==> flow/design.v <==
`timescale 1ns / 1ps
module fifo #(
    parameter DATA_WIDTH = 16,
    parameter DEPTH = 64, 
    parameter ALMOST_FULL_THRESH = 56,
    parameter ALMOST_EMPTY_THRESH = 8
)(
    input                   clk,
    input                   rst_n,        
    input                   wr_en,
    input  [DATA_WIDTH-1:0] wr_data,
    input                   rd_en,
    output reg [DATA_WIDTH-1:0] rd_data,
    output                  full,
    output                  empty,
    output                  almost_full,
    output                  almost_empty,
    output                  overflow_err,
    output                  underflow_err,
    output [DATA_WIDTH-1:0] fifo_count
);
    function integer clog2;
        input integer value;
        integer i;
        begin
            clog2 = 0;
            for (i = value-1; i > 0; i = i >> 1)
                clog2 = clog2 + 1;
        end
    endfunction
    localparam ADDR_WIDTH = clog2(DEPTH);
    reg [DATA_WIDTH-1:0] mem [0:DEPTH-1];
    reg [ADDR_WIDTH-1:0] write_pointer;    
    reg [ADDR_WIDTH-1:0] read_pointer;     
    reg [clog2(DEPTH+1)-1:0] count;        
    reg overflow_flag, underflow_flag;
    assign full         = (count == DEPTH);
    assign empty        = (count == 0);
    assign almost_full  = (count >= ALMOST_FULL_THRESH);
    assign almost_empty = (count <= ALMOST_EMPTY_THRESH);
    assign overflow_err = overflow_flag;
    assign underflow_err= underflow_flag;
    assign fifo_count   = count;
    always @(posedge clk) begin
        if (wr_en && !full)
            mem[write_pointer] <= wr_data;
    end
    always @(posedge clk or negedge rst_n) begin
        if (!rst_n) begin
            write_pointer <= 0;
        end else if (wr_en) begin
            if (!full) begin
                write_pointer <= write_pointer + 1'b1;
            end
        end
    end
    always @(posedge clk or negedge rst_n) begin
        if (!rst_n) begin
            read_pointer <= 0;
            rd_data <= 0;
        end else if (rd_en) begin
            if (!empty) begin
                rd_data <= mem[read_pointer];
                read_pointer <= read_pointer + 1'b1;
            end
        end
    end
    always @(posedge clk or negedge rst_n) begin
        if (!rst_n) begin
            count <= 0;
        end else begin
            case ({wr_en && !full, rd_en && !empty})
                2'b10: count <= count + 1'b1; 
                2'b01: count <= count - 1'b1;
                default: count <= count;      
            endcase
        end
    end
    always @(posedge clk or negedge rst_n) begin
        if (!rst_n) begin
            overflow_flag  <= 1'b0;
            underflow_flag <= 1'b0;
        end else begin
            if (wr_en && full)
                overflow_flag <= 1'b1;
            else if (overflow_flag && rd_en && !empty)
                overflow_flag <= 1'b0;
            if (rd_en && empty)
                underflow_flag <= 1'b1;
            else if (underflow_flag && wr_en && !full)
                underflow_flag <= 1'b0;
        end
    end
endmodule
Step by step through the tools: fifo
What the tools print for fifo, step after step.
Line numbers count from 1 in the design file above.
Operators: Yosys type, input widths -> output width; for muxes data width and select width s.
Cell names lack the library's common part.
The mark - stands for no value.
- top: fifo
- clock: clk
- cell library: sky130hd
- corner: tt_025C_1v80

Word-level counts
Yosys after proc, flatten, opt, wreduce and memory -nomap, before mapping. Memory bits, and registers merged into a memory's read port (data or address), are not among the register bits. Print and check cells are not counted. Equal cells are merged and count once.
Memory sizes are those after Yosys's memory passes, which may raise the word count (mostly to a power of two), join words into wider ones and drop unused or constant bits.
- noted add/subtract/negate cells: 4
- $lt $le $gt $ge at 2
- equality and inequality tests at 3
- muxes and demuxes at 8
- bitwise gates (word level): 2
- noted reduce/logical cells: 17
- operators by type and width (operator ; number):
    $mux 16 ; 1
    $pmux 7 s2 ; 1
    $add 6x1->6 const B ; 2
    $logic_and 1x1->1 ; 8
    $add 7x1->7 const B ; 1
    $sub 7x1->7 const B ; 1
    $le 7x4->1 const B ; 1
    $ge 7x6->1 const B ; 1
    $eq 7x7->1 const B ; 1
    $logic_not 7->1 ; 1
    $reduce_bool 2->1 ; 3
    $mux 6 ; 1
    $mux 1 ; 5
    $reduce_and 2->1 ; 2
    $logic_not 1->1 ; 3
    $not 1->1 ; 2
    $eq 2x1->1 const B ; 1
    $eq 2x2->1 const B ; 1
- register bits after elaboration: 21
- bits in writable memories at 1024
- word width x clocked read ports: 16
- memory cells at 1
- output and inout bits at 38
- noted cells after elaboration: 42
- memory list (name ; words ; width ; read ports ; wr ports ; line ; source):
    mem ; 64 ; 16 ; 1 ; 1 ; 32 ; reg [DATA_WIDTH-1:0] mem [0:DEPTH-1];

Depth
Yosys ltp: most cells in a row. Word level: on the elaborated netlist, between registers, memories and ports. Mapped: between sequential cells and ports; inverters and the memories' decode and read muxes count.
- depth after elaboration at 5
- ABC_AREA at 1
- gate-level depth with buffers: 18

Synthesis result
Source: synth_stat.txt of the flow (Yosys; design flattened, memories mapped). It holds for the ABC_AREA given above (unset counts as 0); a run with the other value may have another netlist.
- cells in the netlist at 4137
- mapped area: 44874.3 um2
- sequential area: 31675.4 um2
- noted mapped flip-flops: 1061
- buffers at 229
- cells by type (cell type ; number):
    edfxtp_1 ; 1024
    nand2_1 ; 1427
    nand3_1 ; 571
    inv_1 ; 408
    dfrtp_1 ; 37
    nor2_1 ; 236
    buf_2 ; 124
    o211ai_1 ; 48
    a21oi_1 ; 52
    buf_6 ; 21
    o21ai_0 ; 41
    buf_4 ; 24
    clkbuf_1 ; 46
    xor2_1 ; 12
    and3_1 ; 16
    xnor2_1 ; 8
    ha_1 ; 5
    buf_1 ; 14
Not listed: further types 13, cells in them 23.

Worst setup path after synthesis
Path of least setup slack by OpenSTA after synthesis, without wires, with an ideal clock, recovery checks aside; 20% of the period is set as input and as output delay. Where synthesis merged equal registers, the netlist keeps one of their names.
- path type: reg-to-reg
- from: reg count[2]
- to: reg count[6]
- period at 3.3 ns
- arrival time: 2.551 ns
- required time at 3.184 ns
- path slack at 0.632 ns
- noted path delay: 2.667 ns
- driving pins on the path: 19
- period reached after synthesis: 2.668 ns
"path delay" is the arrival time less input delay plus setup time.
"driving pins on the path": output pins that drive a net of the path, with the launching flip-flop's if there is one; two outputs of one cell count as two.
"period reached after synthesis" is the clock period less the worst setup slack; recovery checks do not enter. This is arithmetic on one report: input and output delays are still those of the set period (20% each).
The rows between start and end are the longest chain of elaborated cells between them; the timing report does not say that the signal goes this way. Where chains are equally long, one stands for them.
A line is the first line of the expression or statement that the cell stems from. Yosys adds cells for indexed reads and writes and turns some case tables into memories.
At most two assigning lines are given for a register; there are more.
- path through: dfrtp_1 -> nor2_1 -> nand3_1 -> o21ai_0 -> inv_1 -> buf_2 -> buf_2 -> ha_1 -> buf_2 -> xnor2_1 -> inv_1 -> ha_1 -> inv_1 -> nand2_1 -> nand3_1 -> nand3_1 -> xor2_1 -> nand2_1 -> nand2_1
- noted length of the longest elaborated chain: 5
- RTL lines, path after synthesis (what ; line ; source):
    start, declared ; 35 ; reg [clog2(DEPTH+1)-1:0] count;
    start, assigned ; 73 ; 2'b10: count <= count + 1'b1;
    start, assigned ; 74 ; 2'b01: count <= count - 1'b1;
    $logic_not 7->1 ; 38 ; assign empty        = (count == 0);
    $logic_not 1->1 ; 72 ; case ({wr_en && !full, rd_en && !empty})
    $logic_and 1x1->1 ; 72 ;
    $eq 2x1->1 ; 72 ;
    $pmux 7 s2 ; 72 ;
    end, assigned ; 73 ;
    end, assigned ; 74 ;
    end, declared ; 35 ;

Timing after layout
From the final timing report of run A: the path of least setup slack in the routed layout; clock arrival at registers is part of the times.
- path type: reg-to-reg
- from: reg count[1]
- to: reg count[6]
- period at 3.87 ns
- arrival time: 3.87 ns
- required time at 4.45 ns
- path slack at 0.58 ns
- driving pins on the path: 19
The rows between start and end are the longest chain of elaborated cells between them; the timing report does not say that the signal goes this way. Where chains are equally long, one stands for them.
At most two assigning lines are given for a register; there are more.
- path through: dfrtp_1 -> nor2_1 -> nand3_1 -> o21ai_0 -> inv_1 -> buf_2 -> buf_2 -> ha_1 -> buf_2 -> xnor2_1 -> inv_1 -> ha_1 -> inv_1 -> nand2_1 -> nand3_1 -> nand3_1 -> xor2_1 -> nand2_1 -> nand2_1
- noted length of the longest elaborated chain: 5
- RTL lines, path post-layout (what ; line ; source):
    start, declared ; 35 ; reg [clog2(DEPTH+1)-1:0] count;
    start, assigned ; 73 ; 2'b10: count <= count + 1'b1;
    start, assigned ; 74 ; 2'b01: count <= count - 1'b1;
    $logic_not 7->1 ; 38 ; assign empty        = (count == 0);
    $logic_not 1->1 ; 72 ; case ({wr_en && !full, rd_en && !empty})
    $logic_and 1x1->1 ; 72 ;
    $eq 2x1->1 ; 72 ;
    $pmux 7 s2 ; 72 ;
    end, assigned ; 73 ;
    end, assigned ; 74 ;
    end, declared ; 35 ;

Design fifo on sky130hd. What follows are 4 stored runs of the flow, each under its own settings; their order means nothing. The constraints put input and output delay at 20% of the set period each and load the outputs with 0.01 pF.
"overall power": no workload was simulated; the value follows from the tool's default switching activity.

Run A

==> flow/run.sh <==
#!/bin/bash
# the make line also repeats the synthesis and layout settings of config.mk as NAME=value (left out here)
make -C /OpenROAD-flow-scripts/flow DESIGN_CONFIG=/design/flow/config.mk WORK_HOME=/design/flow/orfs CLKGATE_MAP_FILE= finish
==> flow/config.mk <==
export PLATFORM = sky130hd
export DESIGN_NAME = fifo
export DESIGN_NICKNAME = fifo
export VERILOG_FILES = /design/flow/design.v
export SDC_FILE = /design/flow/constraint.sdc
export NUM_CORES = 4
export LEC_CHECK = 0
export ABC_AREA = 1
export CAP_MARGIN = 20
export CELL_PAD_IN_SITES_GLOBAL_PLACEMENT = 1
export CORE_ASPECT_RATIO = 0.98
export CORE_MARGIN = 6
export CORE_UTILIZATION = 40
export CTS_CLUSTER_DIAMETER = 102
export CTS_CLUSTER_SIZE = 24
export GPL_ROUTABILITY_DRIVEN = 1
export GPL_TIMING_DRIVEN = 0
export HOLD_SLACK_MARGIN = 0.1
export PLACE_DENSITY = 0.6
export SLEW_MARGIN = 40
export TNS_END_PERCENT = 60
==> flow/constraint.sdc <==
create_clock -name core_clock -period 3.87 [get_ports {clk}]
set_input_delay 0.7740 -clock core_clock [delete_from_list [all_inputs] [get_ports {clk}]]
set_output_delay 0.7740 -clock core_clock [all_outputs]
set_load 0.01 [all_outputs]

Measured in run A:
- noted the synthesized cell area: 44874.3 um2
- lowest setup slack at 0.580 ns
- noted the standard-cell area after layout: 50717.4 um2
- noted the utilization in the final report: 45.6%
- die area at 120368.0 um2
- overall power at 34775 uW

Run B

==> flow/run.sh <==
#!/bin/bash
# the make line also repeats the synthesis and layout settings of config.mk as NAME=value (left out here)
make -C /OpenROAD-flow-scripts/flow DESIGN_CONFIG=/design/flow/config.mk WORK_HOME=/design/flow/orfs CLKGATE_MAP_FILE= finish
==> flow/config.mk <==
export PLATFORM = sky130hd
export DESIGN_NAME = fifo
export DESIGN_NICKNAME = fifo
export VERILOG_FILES = /design/flow/design.v
export SDC_FILE = /design/flow/constraint.sdc
export NUM_CORES = 4
export LEC_CHECK = 0
export CAP_MARGIN = 20
export CORE_MARGIN = 2
export CORE_UTILIZATION = 40
export CTS_CLUSTER_DIAMETER = 102
export PLACE_DENSITY = 0.6
export SLEW_MARGIN = 40
export TNS_END_PERCENT = 60
==> flow/constraint.sdc <==
create_clock -name core_clock -period 3.3 [get_ports {clk}]
set_input_delay 0.6600 -clock core_clock [delete_from_list [all_inputs] [get_ports {clk}]]
set_output_delay 0.6600 -clock core_clock [all_outputs]
set_load 0.01 [all_outputs]

Measured in run B:
- noted the standard-cell area after layout: 48221.2 um2
- die area at 105200.0 um2
- noted the utilization in the final report: 47.4%
- noted the synthesized cell area: 41048.1 um2
- lowest setup slack at 0.143 ns
- overall power at 39808 uW

Run C

==> flow/run.sh <==
#!/bin/bash
# the make line also repeats the synthesis and layout settings of config.mk as NAME=value (left out here)
make -C /OpenROAD-flow-scripts/flow DESIGN_CONFIG=/design/flow/config.mk WORK_HOME=/design/flow/orfs CLKGATE_MAP_FILE= finish
==> flow/config.mk <==
export PLATFORM = sky130hd
export DESIGN_NAME = fifo
export DESIGN_NICKNAME = fifo
export VERILOG_FILES = /design/flow/design.v
export SDC_FILE = /design/flow/constraint.sdc
export NUM_CORES = 4
export LEC_CHECK = 0
export ABC_AREA = 0
export CAP_MARGIN = 20
export CELL_PAD_IN_SITES_DETAIL_PLACEMENT = 0
export CELL_PAD_IN_SITES_GLOBAL_PLACEMENT = 1
export CORE_MARGIN = 4
export CORE_UTILIZATION = 57
export GPL_ROUTABILITY_DRIVEN = 0
export PLACE_DENSITY_LB_ADDON = 0.14
export SETUP_SLACK_MARGIN = 0.05
export SLEW_MARGIN = 20
export TNS_END_PERCENT = 95
==> flow/constraint.sdc <==
create_clock -name core_clock -period 2.28 [get_ports {clk}]
set_input_delay 0.4560 -clock core_clock [delete_from_list [all_inputs] [get_ports {clk}]]
set_output_delay 0.4560 -clock core_clock [all_outputs]
set_load 0.01 [all_outputs]

Measured in run C:
- die area at 76372.1 um2
- overall power at 61411 uW
- noted the utilization in the final report: 71.1%
- noted the synthesized cell area: 41048.1 um2
- noted the standard-cell area after layout: 50798.7 um2
- lowest setup slack at -0.478 ns

Run D

==> flow/run.sh <==
#!/bin/bash
# the make line also repeats the synthesis and layout settings of config.mk as NAME=value (left out here)
make -C /OpenROAD-flow-scripts/flow DESIGN_CONFIG=/design/flow/config.mk WORK_HOME=/design/flow/orfs CLKGATE_MAP_FILE= finish
==> flow/config.mk <==
export PLATFORM = sky130hd
export DESIGN_NAME = fifo
export DESIGN_NICKNAME = fifo
export VERILOG_FILES = /design/flow/design.v
export SDC_FILE = /design/flow/constraint.sdc
export NUM_CORES = 4
export LEC_CHECK = 0
export ABC_AREA = 1
export CAP_MARGIN = 20
export CELL_PAD_IN_SITES_GLOBAL_PLACEMENT = 2
export CORE_MARGIN = 2
export CORE_UTILIZATION = 40
export CTS_CLUSTER_DIAMETER = 102
export GPL_ROUTABILITY_DRIVEN = 0
export PLACE_DENSITY = 0.6
export SLEW_MARGIN = 40
export TNS_END_PERCENT = 60
==> flow/constraint.sdc <==
create_clock -name core_clock -period 3.3 [get_ports {clk}]
set_input_delay 0.6600 -clock core_clock [delete_from_list [all_inputs] [get_ports {clk}]]
set_output_delay 0.6600 -clock core_clock [all_outputs]
set_load 0.01 [all_outputs]

Measured in run D:
- noted the standard-cell area after layout: 51276.7 um2
- overall power at 44480 uW
- noted the utilization in the final report: 46.2%
- noted the synthesized cell area: 44874.3 um2
- lowest setup slack at 0.345 ns
- die area at 114880.0 um2
